==> flow/design.v <==
`timescale 1ns / 1ps
module syntropy_core #(
    parameter DATA_WIDTH = 16,
    parameter ADDR_WIDTH = 8,
    parameter THRESHOLD_DEFAULT = 16'hE666,   
    parameter LEARNING_RATE = 16'h0019,      
    parameter MAX_ITERATIONS = 8'd10
)(
    input wire clk,
    input wire rst_n,
    input wire [DATA_WIDTH-1:0] voltage_drift,     
    input wire [DATA_WIDTH-1:0] packet_loss,       
    input wire [DATA_WIDTH-1:0] temp_variance,     
    input wire [DATA_WIDTH-1:0] phase_jitter,      
    input wire [DATA_WIDTH-1:0] threshold,         
    input wire enable_learning,                    
    input wire mesh_broadcast_en,                  
    output reg stable,                             
    output reg [DATA_WIDTH-1:0] flux_value,        
    output reg [DATA_WIDTH-1:0] correction_vector,  
    output reg [DATA_WIDTH-1:0] optimized_params,  
    output reg learning_active,                    
    output reg mesh_broadcast_req,                 
    input wire [DATA_WIDTH-1:0] mesh_flux_in,      
    input wire [DATA_WIDTH-1:0] mesh_correction_in,  
    input wire mesh_valid_in,                      
    output reg [DATA_WIDTH-1:0] mesh_flux_out,     
    output reg [DATA_WIDTH-1:0] mesh_correction_out,  
    output reg mesh_valid_out,                     
    output reg [7:0] iteration_count,              
    output reg [3:0] state,                        
    output reg error_flag                          
);
    localparam IDLE = 4'd0;
    localparam EVALUATE = 4'd1;
    localparam LEARN = 4'd2;
    localparam CORRECT = 4'd3;
    localparam BROADCAST = 4'd4;
    localparam ERROR = 4'd5;
    reg [DATA_WIDTH-1:0] flux_reg;
    reg [DATA_WIDTH-1:0] threshold_reg;
    reg [DATA_WIDTH-1:0] metrics [0:3];   
    reg [DATA_WIDTH-1:0] gradients [0:3];  
    reg [DATA_WIDTH-1:0] params [0:3];    
    reg [7:0] iter_count;
    reg [3:0] current_state;
    reg learning_en;
    reg mesh_en;
    wire [DATA_WIDTH-1:0] flux_calc;
    wire signed [22:0] gradient_calc [0:3];
    wire signed [31:0] scaled_step [0:3];
    wire [DATA_WIDTH-1:0] param_update [0:3];
    wire signed [17:0] flux_error;
    localparam signed [31:0] LEARNING_RATE_S = LEARNING_RATE;
    wire overflow_flag;
    assign flux_calc = 16'h0100 - (voltage_drift + packet_loss + 
                                   (temp_variance >> 8) + phase_jitter);
    assign flux_error = $signed({2'b00, threshold_reg}) - $signed({2'b00, flux_reg});
    assign gradient_calc[0] = -2 * flux_error;  
    assign gradient_calc[1] = -2 * flux_error;  
    assign gradient_calc[2] = (-2 * flux_error) >>> 8;  
    assign gradient_calc[3] = -2 * flux_error;  
    assign scaled_step[0] = (LEARNING_RATE_S * gradient_calc[0]) >>> 8;
    assign scaled_step[1] = (LEARNING_RATE_S * gradient_calc[1]) >>> 8;
    assign scaled_step[2] = (LEARNING_RATE_S * gradient_calc[2]) >>> 8;
    assign scaled_step[3] = (LEARNING_RATE_S * gradient_calc[3]) >>> 8;
    assign param_update[0] = params[0] - scaled_step[0][DATA_WIDTH-1:0];
    assign param_update[1] = params[1] - scaled_step[1][DATA_WIDTH-1:0];
    assign param_update[2] = params[2] - scaled_step[2][DATA_WIDTH-1:0];
    assign param_update[3] = params[3] - scaled_step[3][DATA_WIDTH-1:0];
    assign overflow_flag = (flux_calc[15] == 1'b1) || 
                          (param_update[0][15] == 1'b1) ||
                          (param_update[1][15] == 1'b1) ||
                          (param_update[2][15] == 1'b1) ||
                          (param_update[3][15] == 1'b1);
    always @(posedge clk or negedge rst_n) begin
        if (!rst_n) begin
            stable <= 1'b0;
            flux_value <= 16'h0000;
            correction_vector <= 16'h0000;
            optimized_params <= 16'h0000;
            learning_active <= 1'b0;
            mesh_broadcast_req <= 1'b0;
            mesh_flux_out <= 16'h0000;
            mesh_correction_out <= 16'h0000;
            mesh_valid_out <= 1'b0;
            iteration_count <= 8'd0;
            state <= IDLE;
            error_flag <= 1'b0;
            params[0] <= 16'h0000;  
            params[1] <= 16'h0000;  
            params[2] <= 16'h0000;  
            params[3] <= 16'h0000;  
            threshold_reg <= THRESHOLD_DEFAULT;
            flux_reg <= 16'h0000;
            current_state <= IDLE;
            learning_en <= 1'b0;
            mesh_en <= 1'b0;
            iter_count <= 8'd0;
        end else begin
            threshold_reg <= threshold;
            learning_en <= enable_learning;
            mesh_en <= mesh_broadcast_en;
            metrics[0] <= voltage_drift;
            metrics[1] <= packet_loss;
            metrics[2] <= temp_variance;
            metrics[3] <= phase_jitter;
            case (current_state)
                IDLE: begin
                    stable <= 1'b0;
                    learning_active <= 1'b0;
                    mesh_broadcast_req <= 1'b0;
                    mesh_valid_out <= 1'b0;
                    error_flag <= 1'b0;
                    iter_count <= 8'd0;
                    if (overflow_flag) begin
                        current_state <= ERROR;
                    end else begin
                        current_state <= EVALUATE;
                    end
                end
                EVALUATE: begin
                    flux_reg <= flux_calc;
                    flux_value <= flux_calc;
                    if (flux_calc >= threshold_reg) begin
                        stable <= 1'b1;
                        correction_vector <= 16'h0000;
                        current_state <= IDLE;
                    end else begin
                        stable <= 1'b0;
                        correction_vector <= threshold_reg - flux_calc;
                        if (learning_en) begin
                            current_state <= LEARN;
                        end else begin
                            current_state <= CORRECT;
                        end
                    end
                end
                LEARN: begin
                    learning_active <= 1'b1;
                    if (iter_count < MAX_ITERATIONS) begin
                        gradients[0] <= gradient_calc[0];
                        gradients[1] <= gradient_calc[1];
                        gradients[2] <= gradient_calc[2];
                        gradients[3] <= gradient_calc[3];
                        params[0] <= param_update[0];
                        params[1] <= param_update[1];
                        params[2] <= param_update[2];
                        params[3] <= param_update[3];
                        iter_count <= iter_count + 1;
                        iteration_count <= iter_count + 1;
                        flux_reg <= 16'h0100 - (param_update[0] + param_update[1] + 
                                               (param_update[2] >> 8) + param_update[3]);
                    end else begin
                        learning_active <= 1'b0;
                        optimized_params <= params[0] + params[1] + params[2] + params[3];
                        current_state <= CORRECT;
                    end
                end
                CORRECT: begin
                    if (mesh_en && mesh_valid_in) begin
                        correction_vector <= mesh_correction_in;
                    end
                    current_state <= BROADCAST;
                end
                BROADCAST: begin
                    mesh_flux_out <= flux_reg;
                    mesh_correction_out <= correction_vector;
                    mesh_valid_out <= 1'b1;
                    mesh_broadcast_req <= 1'b1;
                    current_state <= IDLE;
                end
                ERROR: begin
                    error_flag <= 1'b1;
                    stable <= 1'b0;
                    learning_active <= 1'b0;
                    mesh_broadcast_req <= 1'b0;
                    mesh_valid_out <= 1'b0;
                end
                default: begin
                    current_state <= IDLE;
                end
            endcase
            state <= current_state;
        end
    end
    always @(posedge clk) begin
        if (mesh_valid_in && mesh_en) begin
        end
    end
endmodule
== From RTL to reports: syntropy_core ==
The steps from the RTL of syntropy_core to its reports follow in flow order.
Lines are those of the file above, counted from 1.
Operators carry their Yosys type and port widths (W data, S select, Z words).
The mark - stands for no value.

* Design top: syntropy_core
* Clock: clk
* Library: sky130hd
* Corner: tt_025C_1v80

== Word-level counts ==
Yosys after proc, flatten, opt, wreduce and memory -nomap, before mapping. Print and check cells are not counted.

* Register bits after elaboration: 206
* Cells after elaboration: 92
* Input port bits: 117

* Bitwise logic cells: 2
* Eq/ne operators: 8
* Reductions and logical operators: 20
* Multipliers: 2
* Multiplexer cells: 18
* Magnitude comparators: 2
* $add $sub $neg: 19

{| class="wikitable"
|+ Operators with widths
! cell !! number
|-
| $mul A6 B23 Y24 const A || 1
|-
| $mul A6 B22 Y23 const A || 1
|-
| $add A16 B16 Y16 || 7
|-
| $sub A16 B16 Y16 || 5
|-
| $pmux W16 S2 || 2
|-
| $mux W16 || 3
|-
| $add A16 B8 Y16 || 2
|-
| $sub A9 B16 Y16 const A || 2
|-
| $neg A17 Y30 || 1
|-
| $pmux W4 S5 || 1
|-
| $sub A16 B16 Y17 || 1
|-
| $ge A16 B16 Y1 || 1
|-
| $pmux W8 S2 || 1
|-
| $reduce_bool A2 Y1 || 7
|-
| $reduce_and A2 Y1 || 6
|-
| $eq A4 B2 Y1 const B || 2
|-
| $eq A4 B3 Y1 const B || 2
|-
| $add A8 B1 Y8 const B || 1
|-
| $lt A8 B4 Y1 const B || 1
|-
| $mux W8 || 1
|-
| $pmux W1 S2 || 4
|-
| $ne A2 B2 Y1 const B || 3
|-
| $logic_or A1 B1 Y1 || 4
|-
| $eq A4 B1 Y1 const B || 1
|-
| $logic_not A4 Y1 || 1
|-
| $mux W4 || 1
|-
| $mux W3 || 1
|-
| $mux W1 || 3
|}

Other operator kinds: 4; their cells: 5.

== Logic depth ==
Depth = most cells in a row (Yosys ltp): at word level without a register or memory, in the mapped netlist without a sequential cell, where the memories' decode and read muxes count.

* Depth in word-level cells: 10
* ABC_AREA: 0
* Gate-level depth with buffers: 54
* Mapped depth without buffers: 54

== After synthesis ==
The flow's flattened synthesis, as Yosys stat reports it; memories are mapped. The netlist is that of the ABC_AREA named above (0 if unset); the other value can give another one.
Totals and module areas in this step are rounded.

{| class="wikitable"
|+ Cell types
! cell type !! number !! area in all (um2)
|-
| sky130_fd_sc_hd__dfrtp_1 || 195 || 4879.68
|-
| sky130_fd_sc_hd__ha_1 || 262 || 3.28E+03
|-
| sky130_fd_sc_hd__fa_1 || 101 || 2.02E+03
|-
| sky130_fd_sc_hd__xnor2_1 || 105 || 919.632
|-
| sky130_fd_sc_hd__inv_1 || 237 || 889.603
|-
| sky130_fd_sc_hd__nand2_1 || 223 || 837.053
|-
| sky130_fd_sc_hd__o21ai_0 || 152 || 760.73
|-
| sky130_fd_sc_hd__a21oi_1 || 109 || 545.523
|-
| sky130_fd_sc_hd__xor2_1 || 56 || 490.47
|-
| sky130_fd_sc_hd__mux2_2 || 38 || 427.91
|-
| sky130_fd_sc_hd__nor2_1 || 96 || 360.346
|-
| sky130_fd_sc_hd__a21o_1 || 41 || 307.795
|-
| sky130_fd_sc_hd__dfstp_2 || 9 || 236.477
|-
| sky130_fd_sc_hd__nor2b_1 || 36 || 225.216
|-
| sky130_fd_sc_hd__nor3_1 || 40 || 200.192
|-
| sky130_fd_sc_hd__clkbuf_1 || 43 || 161.405
|-
| sky130_fd_sc_hd__nand2b_1 || 24 || 150.144
|-
| sky130_fd_sc_hd__a211oi_1 || 19 || 142.637
|}

Not listed: further types 71, cells in them 285.

* Buffer cells: 50
* Mapped area: 19100 um2
* Mapped cells: 2071
* Flip-flop cells: 204

== Timing after synthesis ==
Source: OpenSTA report_checks on the synthesized netlist (no wires, ideal clock, input and output delay 20% of the period each), path of least setup slack; recovery checks are left aside. Register names are those of the netlist, which keeps one name where synthesis merged equal registers.

* Kind: reg2reg
* From: register threshold_reg[1]
* To: register flux_reg[14]
* Setup time: 87 ps
* Clock period: 13000 ps
* Path slack: 2069 ps
* Required time: 12913 ps
* Launch time at the first pin: 0 ps
* Buffers on the path: 1
* Stages: 52
* Path delay: 10930 ps
* Arrival: 10843 ps
* Synthesis period reached: 10931 ps

"path delay" is the arrival time less input delay plus setup time.
"stages" counts driving pins, that of a launching flip-flop among them; a cell with two outputs on the path counts twice.
"synthesis period reached" is the clock period less the worst setup slack; recovery checks do not enter. This is arithmetic on one report: input and output delays are still those of the set period (20% each).
At most two assigning lines are given for a register; there are more.

* Cells stage by stage: sky130_fd_sc_hd__dfstp_2 > sky130_fd_sc_hd__inv_1 > sky130_fd_sc_hd__fa_1 > sky130_fd_sc_hd__nand2b_1 > sky130_fd_sc_hd__a21o_4 > sky130_fd_sc_hd__a211oi_1 > sky130_fd_sc_hd__and2_1 > sky130_fd_sc_hd__nand3_1 > sky130_fd_sc_hd__or3_1 > sky130_fd_sc_hd__nor3_1 > sky130_fd_sc_hd__nor2_1 > sky130_fd_sc_hd__ha_1 > sky130_fd_sc_hd__fa_1 > sky130_fd_sc_hd__ha_1 > sky130_fd_sc_hd__ha_1 > sky130_fd_sc_hd__clkbuf_1 > sky130_fd_sc_hd__nand2_1 > sky130_fd_sc_hd__o31ai_2 > [16 not listed] > sky130_fd_sc_hd__inv_1 > sky130_fd_sc_hd__fa_1 > sky130_fd_sc_hd__inv_1 > sky130_fd_sc_hd__ha_1 > sky130_fd_sc_hd__inv_1 > sky130_fd_sc_hd__fa_1 > sky130_fd_sc_hd__nor2b_1 > sky130_fd_sc_hd__o21ai_0 > sky130_fd_sc_hd__a21boi_0 > sky130_fd_sc_hd__o21ai_0 > sky130_fd_sc_hd__a21boi_0 > sky130_fd_sc_hd__o21ai_0 > sky130_fd_sc_hd__a21boi_0 > sky130_fd_sc_hd__o21a_1 > sky130_fd_sc_hd__nor2_1 > sky130_fd_sc_hd__o21ai_0 > sky130_fd_sc_hd__mux2_2 > sky130_fd_sc_hd__o211ai_1
* Elaborated cells on any way between the ends: 14

{| class="wikitable"
|+ Ends and longest elaborated chain, post-synthesis
! item !! RTL line !! RTL
|-
| from (decl) || 41 || <nowiki>reg [DATA_WIDTH-1:0] threshold_reg;</nowiki>
|-
| from (assign) || 94 || <nowiki>threshold_reg <= THRESHOLD_DEFAULT;</nowiki>
|-
| from (assign) || 101 || <nowiki>threshold_reg <= threshold;</nowiki>
|-
| to (assign) || 123 || <nowiki>flux_reg <= flux_calc;</nowiki>
|-
| to (assign) || 152 || <nowiki>flux_reg <= 16'h0100 - (param_update[0] + param_update[1] +</nowiki>
|-
| to (decl) || 40 || <nowiki>reg [DATA_WIDTH-1:0] flux_reg;</nowiki>
|}

Chain of elaborated cells between the ends: none given.
Some nets on the timed path still bear RTL names; the line given drives or declares the net.

{| class="wikitable"
|+ Named nets, post-synthesis
! net !! RTL line !! RTL
|-
| param_update[2][10] || 69 || <nowiki>assign param_update[2] = params[2] - scaled_step[2][DATA_WIDTH-1:0];</nowiki>
|}

== Timing after layout ==
From the final timing report of record 1: the path of least setup slack in the routed layout; clock arrival at registers is part of the times.
The path's times are printed in steps of 10 ps; the period is the one set.

* Kind: reg2reg
* From: register threshold_reg[1]
* To: register flux_reg[14]
* Setup time: 90 ps
* Arrival: 13220 ps
* Buffers on the path: 0
* Launch time at the first pin: 540 ps
* Stages: 51
* Path slack: 240 ps
* Clock period: 13000 ps
* Required time: 13460 ps

At most two assigning lines are given for a register; there are more.

* Cells stage by stage: sky130_fd_sc_hd__dfstp_2 > sky130_fd_sc_hd__inv_1 > sky130_fd_sc_hd__fa_1 > sky130_fd_sc_hd__nand2b_1 > sky130_fd_sc_hd__a21o_4 > sky130_fd_sc_hd__a211oi_1 > sky130_fd_sc_hd__and2_1 > sky130_fd_sc_hd__nand3_1 > sky130_fd_sc_hd__or3_1 > sky130_fd_sc_hd__nor3_1 > sky130_fd_sc_hd__nor2_1 > sky130_fd_sc_hd__ha_1 > sky130_fd_sc_hd__fa_1 > sky130_fd_sc_hd__ha_1 > sky130_fd_sc_hd__ha_1 > sky130_fd_sc_hd__nand2_1 > sky130_fd_sc_hd__o31ai_2 > sky130_fd_sc_hd__nor2_1 > [15 not listed] > sky130_fd_sc_hd__inv_1 > sky130_fd_sc_hd__fa_1 > sky130_fd_sc_hd__inv_1 > sky130_fd_sc_hd__ha_1 > sky130_fd_sc_hd__inv_1 > sky130_fd_sc_hd__fa_1 > sky130_fd_sc_hd__nor2b_1 > sky130_fd_sc_hd__o21ai_0 > sky130_fd_sc_hd__a21boi_0 > sky130_fd_sc_hd__o21ai_0 > sky130_fd_sc_hd__a21boi_0 > sky130_fd_sc_hd__o21ai_0 > sky130_fd_sc_hd__a21boi_0 > sky130_fd_sc_hd__o21a_1 > sky130_fd_sc_hd__nor2_1 > sky130_fd_sc_hd__o21ai_0 > sky130_fd_sc_hd__mux2_2 > sky130_fd_sc_hd__o211ai_1
* Elaborated cells on any way between the ends: 14

{| class="wikitable"
|+ Ends and longest elaborated chain, post-layout
! item !! RTL line !! RTL
|-
| from (decl) || 41 || <nowiki>reg [DATA_WIDTH-1:0] threshold_reg;</nowiki>
|-
| from (assign) || 94 || <nowiki>threshold_reg <= THRESHOLD_DEFAULT;</nowiki>
|-
| from (assign) || 101 || <nowiki>threshold_reg <= threshold;</nowiki>
|-
| to (assign) || 123 || <nowiki>flux_reg <= flux_calc;</nowiki>
|-
| to (assign) || 152 || <nowiki>flux_reg <= 16'h0100 - (param_update[0] + param_update[1] +</nowiki>
|-
| to (decl) || 40 || <nowiki>reg [DATA_WIDTH-1:0] flux_reg;</nowiki>
|}

Chain of elaborated cells between the ends: none given.
Some nets on the timed path still bear RTL names; the line given drives or declares the net.

{| class="wikitable"
|+ Named nets, post-layout
! net !! RTL line !! RTL
|-
| param_update[2][10] || 69 || <nowiki>assign param_update[2] = params[2] - scaled_step[2][DATA_WIDTH-1:0];</nowiki>
|}

Stored flow runs of syntropy_core (3 of them; Yosys, OpenROAD, sky130hd). They differ in their settings and are not a sequence. Constraints: input delay and output delay 20% of the set period each, output load 0.01 pF.
By "achieved clock period" is meant the clock period of the run minus its worst setup slack. This is arithmetic on one report: input and output delays are still those of the set period (20% each).
By "worst setup path time" is meant the share of the clock period that the worst setup path is allowed (20% is reserved at inputs, 20% at outputs), minus its slack. Clock arrival times at its registers enter into it.
"worst setup path time" is known to 10 ps.
Values from the reports are rounded here.

Record 1
==> flow/run.sh <==
#!/bin/bash
# the make line also repeats the synthesis and layout settings of config.mk as NAME=value (left out here)
make -C /OpenROAD-flow-scripts/flow DESIGN_CONFIG=/design/flow/config.mk WORK_HOME=/design/flow/orfs CLKGATE_MAP_FILE= finish
==> flow/config.mk <==
export PLATFORM = sky130hd
export DESIGN_NAME = syntropy_core
export DESIGN_NICKNAME = syntropy_core
export VERILOG_FILES = /design/flow/design.v
export SDC_FILE = /design/flow/constraint.sdc
export NUM_CORES = 4
export LEC_CHECK = 0
export CAP_MARGIN = 20
export CORE_MARGIN = 2
export CORE_UTILIZATION = 56
export SETUP_SLACK_MARGIN = -0.94
export SLEW_MARGIN = 20
==> flow/constraint.sdc <==
create_clock -name core_clock -period 13.0 [get_ports {clk}]
set_input_delay 2.6000 -clock core_clock [delete_from_list [all_inputs] [get_ports {clk}]]
set_output_delay 2.6000 -clock core_clock [all_outputs]
set_load 0.01 [all_outputs]

==> results of record 1 <==
chip area after synthesis (Yosys): 19100 um2
die area: 35600 um2
standard-cell area of the final layout: 22200 um2
utilization: 0.661
worst setup slack after layout: 241 ps
total negative slack: 0 ps
worst hold slack: 475 ps
achieved clock period: 12759 ps
worst setup path time: 12760 ps
worst setup path kind: reg2reg

Record 2
==> flow/run.sh <==
#!/bin/bash
# the make line also repeats the synthesis and layout settings of config.mk as NAME=value (left out here)
make -C /OpenROAD-flow-scripts/flow DESIGN_CONFIG=/design/flow/config.mk WORK_HOME=/design/flow/orfs CLKGATE_MAP_FILE= finish
==> flow/config.mk <==
export PLATFORM = sky130hd
export DESIGN_NAME = syntropy_core
export DESIGN_NICKNAME = syntropy_core
export VERILOG_FILES = /design/flow/design.v
export SDC_FILE = /design/flow/constraint.sdc
export NUM_CORES = 4
export LEC_CHECK = 0
export CAP_MARGIN = 20
export CORE_MARGIN = 2
export CORE_UTILIZATION = 41
export SLEW_MARGIN = 20
==> flow/constraint.sdc <==
create_clock -name core_clock -period 12.4 [get_ports {clk}]
set_input_delay 2.4800 -clock core_clock [delete_from_list [all_inputs] [get_ports {clk}]]
set_output_delay 2.4800 -clock core_clock [all_outputs]
set_load 0.01 [all_outputs]

==> results of record 2 <==
chip area after synthesis (Yosys): 19100 um2
die area: 48300 um2
standard-cell area of the final layout: 22900 um2
utilization: 0.496
worst setup slack after layout: 738 ps
total negative slack: 0 ps
worst hold slack: 474 ps
achieved clock period: 11662 ps
worst setup path time: 11660 ps
worst setup path kind: reg2reg

Record 3
==> flow/run.sh <==
#!/bin/bash
# the make line also repeats the synthesis and layout settings of config.mk as NAME=value (left out here)
make -C /OpenROAD-flow-scripts/flow DESIGN_CONFIG=/design/flow/config.mk WORK_HOME=/design/flow/orfs CLKGATE_MAP_FILE= finish
==> flow/config.mk <==
export PLATFORM = sky130hd
export DESIGN_NAME = syntropy_core
export DESIGN_NICKNAME = syntropy_core
export VERILOG_FILES = /design/flow/design.v
export SDC_FILE = /design/flow/constraint.sdc
export NUM_CORES = 4
export LEC_CHECK = 0
export CAP_MARGIN = 30
export CELL_PAD_IN_SITES_DETAIL_PLACEMENT = 1
export CELL_PAD_IN_SITES_GLOBAL_PLACEMENT = 1
export CORE_MARGIN = 2
export CORE_UTILIZATION = 36
export CTS_CLUSTER_SIZE = 62
export GPL_ROUTABILITY_DRIVEN = 1
export MAX_ROUTING_LAYER = met4
export SETUP_SLACK_MARGIN = -0.94
export SLEW_MARGIN = 20
export TNS_END_PERCENT = 5
==> flow/constraint.sdc <==
create_clock -name core_clock -period 13.0 [get_ports {clk}]
set_input_delay 2.6000 -clock core_clock [delete_from_list [all_inputs] [get_ports {clk}]]
set_output_delay 2.6000 -clock core_clock [all_outputs]
set_load 0.01 [all_outputs]

==> results of record 3 <==
chip area after synthesis (Yosys): 19100 um2
die area: 54900 um2
standard-cell area of the final layout: 22800 um2
utilization: 0.434
worst setup slack after layout: 495 ps
total negative slack: 0 ps
worst hold slack: 476 ps
achieved clock period: 12505 ps
worst setup path time: 12500 ps
worst setup path kind: reg2reg
